==> flow/design.v <==
module alu #(
   parameter N_BITS = 32,
   parameter N_OPCODE = 6
)
(  input [N_BITS-1:0]   i_datoA,
   input [N_BITS-1:0]   i_datoB,
   input [N_OPCODE-1:0] i_opcode,
   output reg  [N_BITS-1:0] o_aluResult,
   output                   o_cero
);
   always @(*) begin
      case(i_opcode)
         6'b000000:  o_aluResult = i_datoA & i_datoB;
         6'b000001:   o_aluResult = i_datoA | i_datoB;
         6'b000010:  o_aluResult = i_datoA + i_datoB;
         6'b000011: o_aluResult = $unsigned(i_datoA) + $unsigned(i_datoB);
         6'b000100:  o_aluResult = ~(i_datoA | i_datoB);
         6'b000101:  begin
                o_aluResult = i_datoA ^ i_datoB; 
                end
         6'b000110:  o_aluResult = i_datoA << i_datoB;
         6'b000111:  o_aluResult = i_datoA >> i_datoB;
         6'b001000:  o_aluResult = i_datoA >>> i_datoB;
         6'b001001: o_aluResult = i_datoB << i_datoA;
         6'b001010: o_aluResult = i_datoB >> i_datoA;
         6'b001011: o_aluResult = i_datoB >>> i_datoA;
         6'b001100: o_aluResult = $unsigned(i_datoA) - $unsigned(i_datoB);
         6'b001101:  o_aluResult = i_datoA - i_datoB;
         6'b001110:  o_aluResult = i_datoA < i_datoB;
         6'b001111:  o_aluResult = i_datoB << 16;
         6'b010000:   o_aluResult = (i_datoA + i_datoB) & 32'h000000ff;
         6'b010001:   o_aluResult = (i_datoA + i_datoB) & 32'h0000ffff;
         6'b010010:  o_aluResult = ($unsigned(i_datoA) + $unsigned(i_datoB)) & 32'h000000ff;
         6'b010011:  o_aluResult = ($unsigned(i_datoA) + $unsigned(i_datoB)) & 32'h0000ffff;
         default: o_aluResult = {N_BITS{1'b0}}; 
      endcase
   end 
   assign o_cero = (o_aluResult == 0);
endmodule
`timescale 1ns / 1ps
module aluControl#(
      parameter N_OPCODE  = 6,
      parameter N_ALUOP = 2
)
(  input  [N_OPCODE-1:0]  i_funct,  
   input  [N_OPCODE-1:0]  i_op,     
   input  [N_ALUOP-1:0] i_aluOp,  
   output reg [N_OPCODE-1:0] o_opcodeAlu
);
   always@(*) begin
      case(i_aluOp)
      2'b00:  
      begin
         case(i_op)  
            6'b100000: o_opcodeAlu = 6'b010000;  
            6'b100001: o_opcodeAlu = 6'b010001;  
            6'b100011: o_opcodeAlu = 6'b010001;  
            6'b100100: o_opcodeAlu = 6'b010010;  
            6'b100101: o_opcodeAlu = 6'b010011;  
            6'b100111: o_opcodeAlu = 6'b000011;  
            6'b101000: o_opcodeAlu = 6'b0;  
            6'b101001: o_opcodeAlu = 6'b0;  
            6'b101011: o_opcodeAlu = 6'b0;  
            default: o_opcodeAlu = {N_OPCODE{1'b1}};   
         endcase
      end
      2'b01:  
      begin
         case(i_op)
            6'b000100,
            6'b000101: o_opcodeAlu = {N_OPCODE{1'b1}};  
            default: o_opcodeAlu = {N_OPCODE{1'b1}};
         endcase
      end
      2'b10:  
      begin
         case(i_funct)  
            6'b100100: o_opcodeAlu = 6'b000000;  
            6'b100101: o_opcodeAlu = 6'b000001;  
            6'b100001: o_opcodeAlu = 6'b000011;  
            6'b100111: o_opcodeAlu = 6'b000100;  
            6'b100110: o_opcodeAlu = 6'b000101;  
            6'b000000: o_opcodeAlu = 6'b000010;  
            6'b000011: o_opcodeAlu = 6'b001000;  
            6'b000100: o_opcodeAlu = 6'b001001;  
            6'b000110: o_opcodeAlu = 6'b001010;  
            6'b000111: o_opcodeAlu = 6'b001010;  
            6'b100011: o_opcodeAlu = 6'b001100;  
            6'b100010: o_opcodeAlu = 6'b001101;  
            6'b101010: o_opcodeAlu = 6'b001110;  
            6'b001000: o_opcodeAlu = {N_OPCODE{1'b1}};  
            6'b001001: o_opcodeAlu = {N_OPCODE{1'b1}};  
            default: o_opcodeAlu = {N_OPCODE{1'b1}};  
         endcase
      end
      2'b11:  
      begin
         case(i_op)  
            6'b001111: o_opcodeAlu = 6'b001111;  
            6'b001000: o_opcodeAlu = 6'b000010;  
            6'b001100: o_opcodeAlu = 6'b000000;  
            6'b001101: o_opcodeAlu = 6'b000001;  
            6'b001110: o_opcodeAlu = 6'b000101;  
            6'b001010: o_opcodeAlu = 6'b001110;  
            default: o_opcodeAlu = {N_OPCODE{1'b1}};  
         endcase
      end
      default: o_opcodeAlu = {N_OPCODE{1'b1}};  
      endcase
   end  
endmodule
`timescale 1ns / 1ps
module fowarding_unit #(
   parameter N_BITS_REG = 6
)
(   
   input  [N_BITS_REG-1:0] i_rt_id,
   input  [N_BITS_REG-1:0] i_rs_id,
   input  [N_BITS_REG-1:0] i_rd_EX_MEM,
   input  i_regWrite_EX_MEM,
   input  [N_BITS_REG-1:0] i_rd_MEM_WB, 
   input  i_regWrite_MEM_WB,
   output reg [1:0] o_forwardA,
   output reg [1:0] o_forwardB
);
   reg [2:0] temp1_EX;   
   reg [2:0] temp2_EX;   
   reg [3:0] temp1_MEM;  
   reg [3:0] temp2_MEM;  
   always @(*) begin 
      o_forwardA = 2'b00;
      o_forwardB = 2'b00;
      temp1_EX = {i_regWrite_EX_MEM, 
                     (i_rd_EX_MEM != 0), 
                     (i_rd_EX_MEM == i_rs_id)};
      temp2_EX = {i_regWrite_EX_MEM, 
                     (i_rd_EX_MEM != 0), 
                     (i_rd_EX_MEM == i_rt_id)};
      if(temp1_EX == 3'b111)
         o_forwardA = 2'b10;  
      if(temp2_EX == 3'b111)
         o_forwardB = 2'b10;  
      temp1_MEM = {i_regWrite_MEM_WB, 
                     (i_rd_MEM_WB != 0),
                  ~(i_regWrite_EX_MEM && (i_rd_EX_MEM != 0) && (i_rd_EX_MEM == i_rs_id)), 
                     (i_rd_MEM_WB == i_rs_id)};
      temp2_MEM = {i_regWrite_MEM_WB, 
                     (i_rd_MEM_WB != 0),
                  ~(i_regWrite_EX_MEM && (i_rd_EX_MEM != 0) && (i_rd_EX_MEM == i_rt_id)), 
                     (i_rd_MEM_WB == i_rt_id)};
      if(temp1_MEM == 4'b1111)
         o_forwardA = 2'b01;  
      if(temp2_MEM == 4'b1111)
         o_forwardB = 2'b01;  
   end 
endmodule
`timescale 1ns / 1ps
module IExecute #(
   parameter N_BITS = 32,
   parameter N_BITS_REG = 5,
   parameter N_OPCODE = 6
)
(  input i_clk, i_reset,
   input  i_exec_mode,
   input  i_step,
   input [1:0] i_aluOP,  
   input i_aluSrc,
   input [N_BITS-1:0] i_datoLeido1,  
   input [N_BITS-1:0] i_datoLeido2,
   input [N_BITS-1:0] i_datoExtSigno,
   input [N_BITS-1:0] i_instruccion,  
   input [N_BITS_REG-1:0] i_rt_id,  
   input [N_BITS_REG-1:0] i_rd_id,  
   input [N_BITS_REG-1:0] i_rt_OR_rd,  
   input [N_BITS_REG-1:0] i_rd_EX_MEM,  
   input [N_BITS_REG-1:0] i_rd_MEM_WB,  
   input [N_BITS_REG-1:0] i_rs_id,      
   input [N_BITS-1:0] i_wbData,
   input [N_BITS-1:0] i_memData,
   input i_memToReg,
   input i_regWrite_EX_MEM,
   input i_regWrite_MEM_WB,
   input [1:0] i_branch,
   input i_memWrite,
   input [1:0]i_memRead,
   input i_regWrite,
   input i_halt,
   output reg [N_BITS-1:0] o_instruccion,
   output reg  o_ceroSignal,
   output reg  [N_BITS-1:0] o_aluResult,
   output reg [N_BITS-1:0] o_datoLeido2,
   output reg [N_BITS_REG-1:0] o_rd_data,  
   output reg [N_BITS_REG-1:0] o_rt_OR_rd,
   output reg o_memToReg,
   output reg [1:0] o_branch,
   output reg o_memWrite,
   output reg o_memRead,
   output reg o_regWrite,
   output reg o_halt
);
   wire  [N_BITS-1:0] w_aluResult;
   wire  w_ceroSignal;
   wire [1:0] w_forwardA;
   wire [1:0] w_forwardB;
   reg [N_BITS-1:0] dato1ALU;  
   reg [N_BITS-1:0] dato2ALU;  
   reg [N_BITS-1:0] dato2_preALU;  
   wire [N_OPCODE-1:0] aluOpcode;  
   reg memToReg;
   reg regWrite_EX_MEM;
   reg regWrite_MEM_WB;
   reg branch;
   reg memWrite;
   reg memRead;
   always @(*)begin  
      case(w_forwardA)
         2'b00: dato1ALU = i_datoLeido1; 
         2'b01: dato1ALU = i_wbData;
         2'b10: dato1ALU = i_memData;
         default: dato1ALU = 32'h00000000;
      endcase
   end 
   always @(*)begin  
      case(w_forwardB)
         2'b00: dato2_preALU = i_datoLeido2; 
         2'b01: dato2_preALU = i_wbData;
         2'b10: dato2_preALU = i_memData;
         default: dato2_preALU = 32'h00000000;
      endcase
   end 
   always @(*)begin  
      case(i_aluSrc)
         1'b0: dato2ALU = dato2_preALU;
         1'b1: dato2ALU = i_datoExtSigno;
         default: dato2ALU = 32'h00000000;
      endcase
   end 
   always@(posedge i_clk) begin: EX_MEM
      if(i_reset) begin
         o_memToReg <= 1'b0;
         o_branch   <= 1'b0;
         o_memWrite <= 1'b0;
         o_memRead  <= 1'b0;
         o_aluResult <= 32'h00000000;
         o_ceroSignal <= 1'b0;
         o_datoLeido2 <= 32'h00000000;
         o_rd_data <= 6'b000000;
         o_rt_OR_rd <= 6'b000000;
         o_regWrite  <= 1'b0;
      end 
      else begin
         if((i_exec_mode == 1'b0 || (i_exec_mode && i_step)))
         begin
            o_instruccion <= i_instruccion;
            o_memToReg <= i_memToReg;
            o_branch   <= i_branch;
            o_memWrite <= i_memWrite;
            o_memRead  <= i_memRead;
            o_aluResult <= w_aluResult;
            o_ceroSignal <= w_ceroSignal;
            o_datoLeido2 <= dato2_preALU; 
            o_rd_data <= i_rd_id; 
            o_rt_OR_rd <= i_rt_OR_rd; 
            o_regWrite  <= i_regWrite;
            o_halt      <= i_halt;
         end
      end 
   end 
   aluControl
   u_aluBlock (
      .i_aluOp(i_aluOP),   
      .i_funct(i_instruccion[5:0]),  
      .i_op(i_instruccion[31:26]),  
      .o_opcodeAlu(aluOpcode)  
   );
   alu
   u_alu_1(
      .i_datoA(dato1ALU),
      .i_datoB(dato2ALU),
      .i_opcode(aluOpcode),
      .o_aluResult(w_aluResult),
      .o_cero(w_ceroSignal)
   );
   fowarding_unit
   u_corto (
      .i_rt_id(i_rt_id),
      .i_rs_id(i_rs_id),
      .i_rd_EX_MEM(i_rd_EX_MEM),
      .i_regWrite_EX_MEM(i_regWrite_EX_MEM),
      .i_rd_MEM_WB(i_rd_MEM_WB),
      .i_regWrite_MEM_WB(i_regWrite_MEM_WB),
      .o_forwardA(w_forwardA),
      .o_forwardB(w_forwardB)
   );
endmodule
Step by step through the tools: IExecute
The steps from the RTL of IExecute to its reports follow in flow order.
Line numbers count from 1 in the design file above.
Operators carry their Yosys type and port widths (W data, S select, Z words).
Library cell names are shortened.
The mark - stands for no value.

design
  top = IExecute
  clock = i_clk
  library = sky130hd
  library corner = tt_025C_1v80

Elaborated design
Yosys after proc, flatten, opt, wreduce and memory -nomap, before mapping. Memory bits, and registers merged into a memory's read port (data or address), are not among the register bits. Print and check cells are not counted. Equal cells are merged and count once.
Memory sizes are those after Yosys's memory passes, which may raise the word count (mostly to a power of two), join words into wider ones and drop unused or constant bits.

storage and ports
  register bits = 114
  latch bits = 0
  memory bits (writable) = 0
  bits in read-only memories = 384
  word width x clocked read ports = 0
  memory cells = 1
  input port bits = 239

memories
  memory           depth  bits a word  read ports  wr ports  line  RTL
  (no name shown)  64     6            1           0         77    case(i_funct)

operators by class
  add/sub/neg operators = 2
  multiply operators = 0
  div/mod/pow operators = 0
  magnitude comparators = 1
  eq/ne operators = 49
  shifts and indexed selects = 6
  mux-type cells = 11
  bitwise logic cells = 9
  reductions and logical operators = 19

operators with widths
  cell                  number
  $pmux W32 S16         1
  $pmux W32 S3          2
  $eq A6 B4 Y1 const B  14
  $pmux W6 S6           2
  $shl A32 B32 Y32      2
  $shr A32 B32 Y32      2
  $sshr A32 B32 Y32     2
  $pmux W32 S2          1
  $eq A6 B6 Y1 const B  9
  $add A32 B32 Y32      1
  $sub A32 B32 Y32      1
  $lt A32 B32 Y1        1
  $and A32 B32 Y32      1
  $or A32 B32 Y32       1
  $xor A32 B32 Y32      1
  $not A32 Y32          1
  $logic_not A32 Y1     1
  $eq A6 B3 Y1 const B  4
  $eq A6 B5 Y1 const B  4
  $pmux W6 S4           1
  $eq A5 B5 Y1          4
  $eq A6 B2 Y1 const B  2
  $reduce_bool A6 Y1    2
  $reduce_or A2 Y1      5
  $eq A2 B2 Y1 const B  4
  $eq A4 B4 Y1 const B  2
  $mux W2               4
  $eq A2 B1 Y1 const B  3

Other operator kinds: 9; their cells: 19.

Logic depth
Yosys ltp: most cells in a row. Word level: on the elaborated netlist, between registers, memories and ports. Mapped: between sequential cells and ports; inverters and the memories' decode and read muxes count.

depth
  depth in word-level cells = 13
  ABC_AREA = 0
  mapped depth = 30
  mapped depth without buffers = 25

After synthesis
Yosys stat after the flow's synthesis: flattened, memories mapped to cells. It holds for the ABC_AREA given above (unset counts as 0); a run with the other value may have another netlist.
Totals and module areas in this step are rounded.

mapped netlist
  cell count = 2953
  mapped area = 20000 µm²
  sequential area = 2600 µm²
  flip-flops = 114
  buffers = 251

cell types
  cell      number  total area (µm²)
  dfxtp_1   81      1.62E+03
  ha_1      101     1.26E+03
  a21oi_1   240     1.2E+03
  nor2_1    293     1.1E+03
  nor3_1    210     1.05E+03
  o21ai_0   209     1.05E+03
  edfxtp_1  33      990.95
  a211oi_1  128     960.922
  nand3_1   186     930.893
  nand2_1   217     814.531
  a311oi_1  66      578.054
  clkbuf_1  152     570.547
  mux2i_1   56      560.538
  o211ai_1  68      510.49
  inv_1     97      364.099
  a221oi_1  41      359.094
  buf_2     69      345.331
  o22ai_1   53      331.568

Other cell types: 85; their cells: 653.
The figures by module come from a second, unflattened synthesis with its own total; it is not the netlist above.

unflattened totals
  cells (unflattened synthesis) = 2817
  area (unflattened synthesis) = 20000 µm²

Rows give one instance, submodules left out.

by module
  module          instances  cells  area (µm²)  seq. area (µm²)
  alu             1          2068   14000       0.0
  IExecute        1          642    5700        2600
  aluControl      1          70     470         0.0
  fowarding_unit  1          37     330         0.0

Worst setup path after synthesis
Source: OpenSTA report_checks on the synthesized netlist (no wires, ideal clock, input and output delay 20% of the period each), path of least setup slack; recovery checks are left aside. Register names are those of the netlist, which keeps one name where synthesis merged equal registers.

timing path after synthesis
  path type = input port to flip-flop
  from = input i_rs_id[4]
  to = register o_ceroSignal
  clock period = 12.0 ns
  time at the first pin = 2.400 ns
  arrival time = 8.756 ns
  data required time = 11.908 ns
  setup slack = 3.151 ns
  path delay = 6.448 ns
  stages on the path = 27
  synthesis period reached = 8.849 ns

"path delay" is the arrival time less input delay plus setup time.
"stages on the path" counts driving pins, that of a launching flip-flop among them; a cell with two outputs on the path counts twice.
"synthesis period reached" is the clock period less the worst setup slack; recovery checks do not enter. This is arithmetic on one report: input and output delays are still those of the set period (20% each).
The rows between start and end are the longest chain of elaborated cells between them; the timing report does not say that the signal goes this way. Where chains are equally long, one stands for them.
Each line given opens the expression or statement behind the cell; cells for indexed reads and writes are added by Yosys, which also makes memories of some case tables.

on the way, after synthesis
  path through = xor2_1 > or4b_1 > clkbuf_1 > nor2_2 > mux2i_1 > o21ai_1 > clkbuf_1 > clkbuf_1 > buf_1 > clkbuf_1 > ha_1 > clkbuf_1 > nor2b_1 > o21ai_0 > a21boi_0 > o21a_1 > a41oi_1 > o311a_1 > o41ai_1 > a221oi_1 > o31ai_1 > a21oi_1 > a2111oi_0 > nand4_1 > nor4_1 > nand4_1 > o32ai_1
  cells in the longest elaborated chain = 11
  elaborated cells on any way between the ends = 27

ends and longest elaborated chain, after synthesis
  element              line  RTL
  start: declaration   177   input [N_BITS_REG-1:0] i_rs_id,
  $eq A5 B5 Y1         145   ~(i_regWrite_EX_MEM && (i_rd_EX_MEM != 0) && (i_rd_EX_MEM == i_rs_id)),
  $logic_and A1 B1 Y1  145
  $not A1 Y1           145
  $eq A4 B4 Y1         151   if(temp1_MEM == 4'b1111)
  $mux W2              151
  $eq A2 B2 Y1         216   case(w_forwardA)
  $pmux W32 S3         216
  $or A32 B32 Y32      17    6'b000100:  o_aluResult = ~(i_datoA | i_datoB);
  $not A32 Y32         17
  $pmux W32 S16        12    case(i_opcode)
  $logic_not A32 Y1    38    assign o_cero = (o_aluResult == 0);
  end: assignment      245   o_ceroSignal <= 1'b0;
  end: assignment      260   o_ceroSignal <= w_ceroSignal;
  end: declaration     189   output reg  o_ceroSignal,

Timing after layout
From the final timing report of run 2: the path of least setup slack in the routed layout; clock arrival at registers is part of the times.

timing path after layout
  path type = input port to flip-flop
  from = input i_rd_MEM_WB[1]
  to = register o_ceroSignal
  clock period = 8.01 ns
  time at the first pin = 1.60 ns
  arrival time = 8.34 ns
  data required time = 8.46 ns
  setup slack = 0.12 ns
  stages on the path = 28

The rows between start and end are the longest chain of elaborated cells between them; the timing report does not say that the signal goes this way. Where chains are equally long, one stands for them.

on the way, after layout
  path through = clkdlybuf4s50_1 > buf_4 > xor2_1 > or4b_1 > buf_4 > o21ai_0 > a31o_2 > buf_4 > inv_1 > ha_1 > or3_1 > o211ai_1 > o21ai_2 > a221o_1 > a221o_1 > nand2_1 > nand4_1 > buf_4 > a31oi_1 > o221ai_1 > nor3_1 > buf_4 > nor4b_1 > and4b_1 > nand4_1 > nor4_2 > nand4_1 > o32ai_1
  cells in the longest elaborated chain = 10
  elaborated cells on any way between the ends = 31

ends and longest elaborated chain, after layout
  element             line  RTL
  start: declaration  176   input [N_BITS_REG-1:0] i_rd_MEM_WB,
  $eq A5 B5 Y1        150   (i_rd_MEM_WB == i_rt_id)};
  $eq A4 B4 Y1        153   if(temp2_MEM == 4'b1111)
  $mux W2             153
  $eq A2 B2 Y1        224   case(w_forwardB)
  $pmux W32 S3        224
  $pmux W32 S2        232   case(i_aluSrc)
  $or A32 B32 Y32     17    6'b000100:  o_aluResult = ~(i_datoA | i_datoB);
  $not A32 Y32        17
  $pmux W32 S16       12    case(i_opcode)
  $logic_not A32 Y1   38    assign o_cero = (o_aluResult == 0);
  end: assignment     245   o_ceroSignal <= 1'b0;
  end: assignment     260   o_ceroSignal <= w_ceroSignal;
  end: declaration    189   output reg  o_ceroSignal,

Measured data: module IExecute, platform sky130hd, 3 stored runs of the flow under differing settings, order arbitrary. Input and output delays are each 20% of the period that was set; the output load is 0.01 pF.
"worst setup path time" means the part of the period allowed to the worst setup path (the constraints hold back 20% at inputs and 20% at outputs) less its slack; where the path has registers, the arrival times of their clocks count too.
"total power of the final layout": no workload was simulated; the value follows from the tool's default switching activity.
Values from the reports are rounded here.
Settings: - = not set for that run.
Among the results, - means that no value is shown for the run.

setting or result                          run 1  run 2                    run 3
CELL_PAD_IN_SITES_GLOBAL_PLACEMENT         3      -                        3
CORE_MARGIN                                6      2                        4
CORE_UTILIZATION                           40     17                       40
CTS_CLUSTER_DIAMETER                       353    -                        -
CTS_CLUSTER_SIZE                           56     80                       56
HOLD_SLACK_MARGIN                          -0.09  -0.08                    -0.09
MAX_ROUTING_LAYER                          met4   met5                     -
TNS_END_PERCENT                            30     35                       60
period_ns                                  19.1   8.01                     12.0
CAP_MARGIN                                 20     5                        20
SLEW_MARGIN                                20     25                       20
ABC_AREA                                   -      0                        -
CELL_PAD_IN_SITES_DETAIL_PLACEMENT         -      1                        -
CORE_ASPECT_RATIO                          -      0.85                     -
GPL_ROUTABILITY_DRIVEN                     -      0                        -
MIN_ROUTING_LAYER                          -      met1                     -
PLACE_DENSITY                              -      0.48                     -
smallest setup slack (ns)                  -      0.12                     -
std-cell area (final layout) (µm²)         -      31000                    -
worst-case hold slack (ns)                 -      0.45                     -
die outline area (µm²)                     -      120000                   -
utilization after routing (%)              -      26                       -
total negative slack on setup checks (ns)  -      0.000                    -
total power of the final layout (uW)       -      4100                     -
worst setup path time (ns)                 -      6.29                     -
kind of the worst setup path               -      input port to flip-flop  -
netlist area reported by Yosys (µm²)       -      20000                    -

Run 1: stopped before the end: placement reported GPL-0301
Run 3: stopped before the end: placement reported GPL-0301
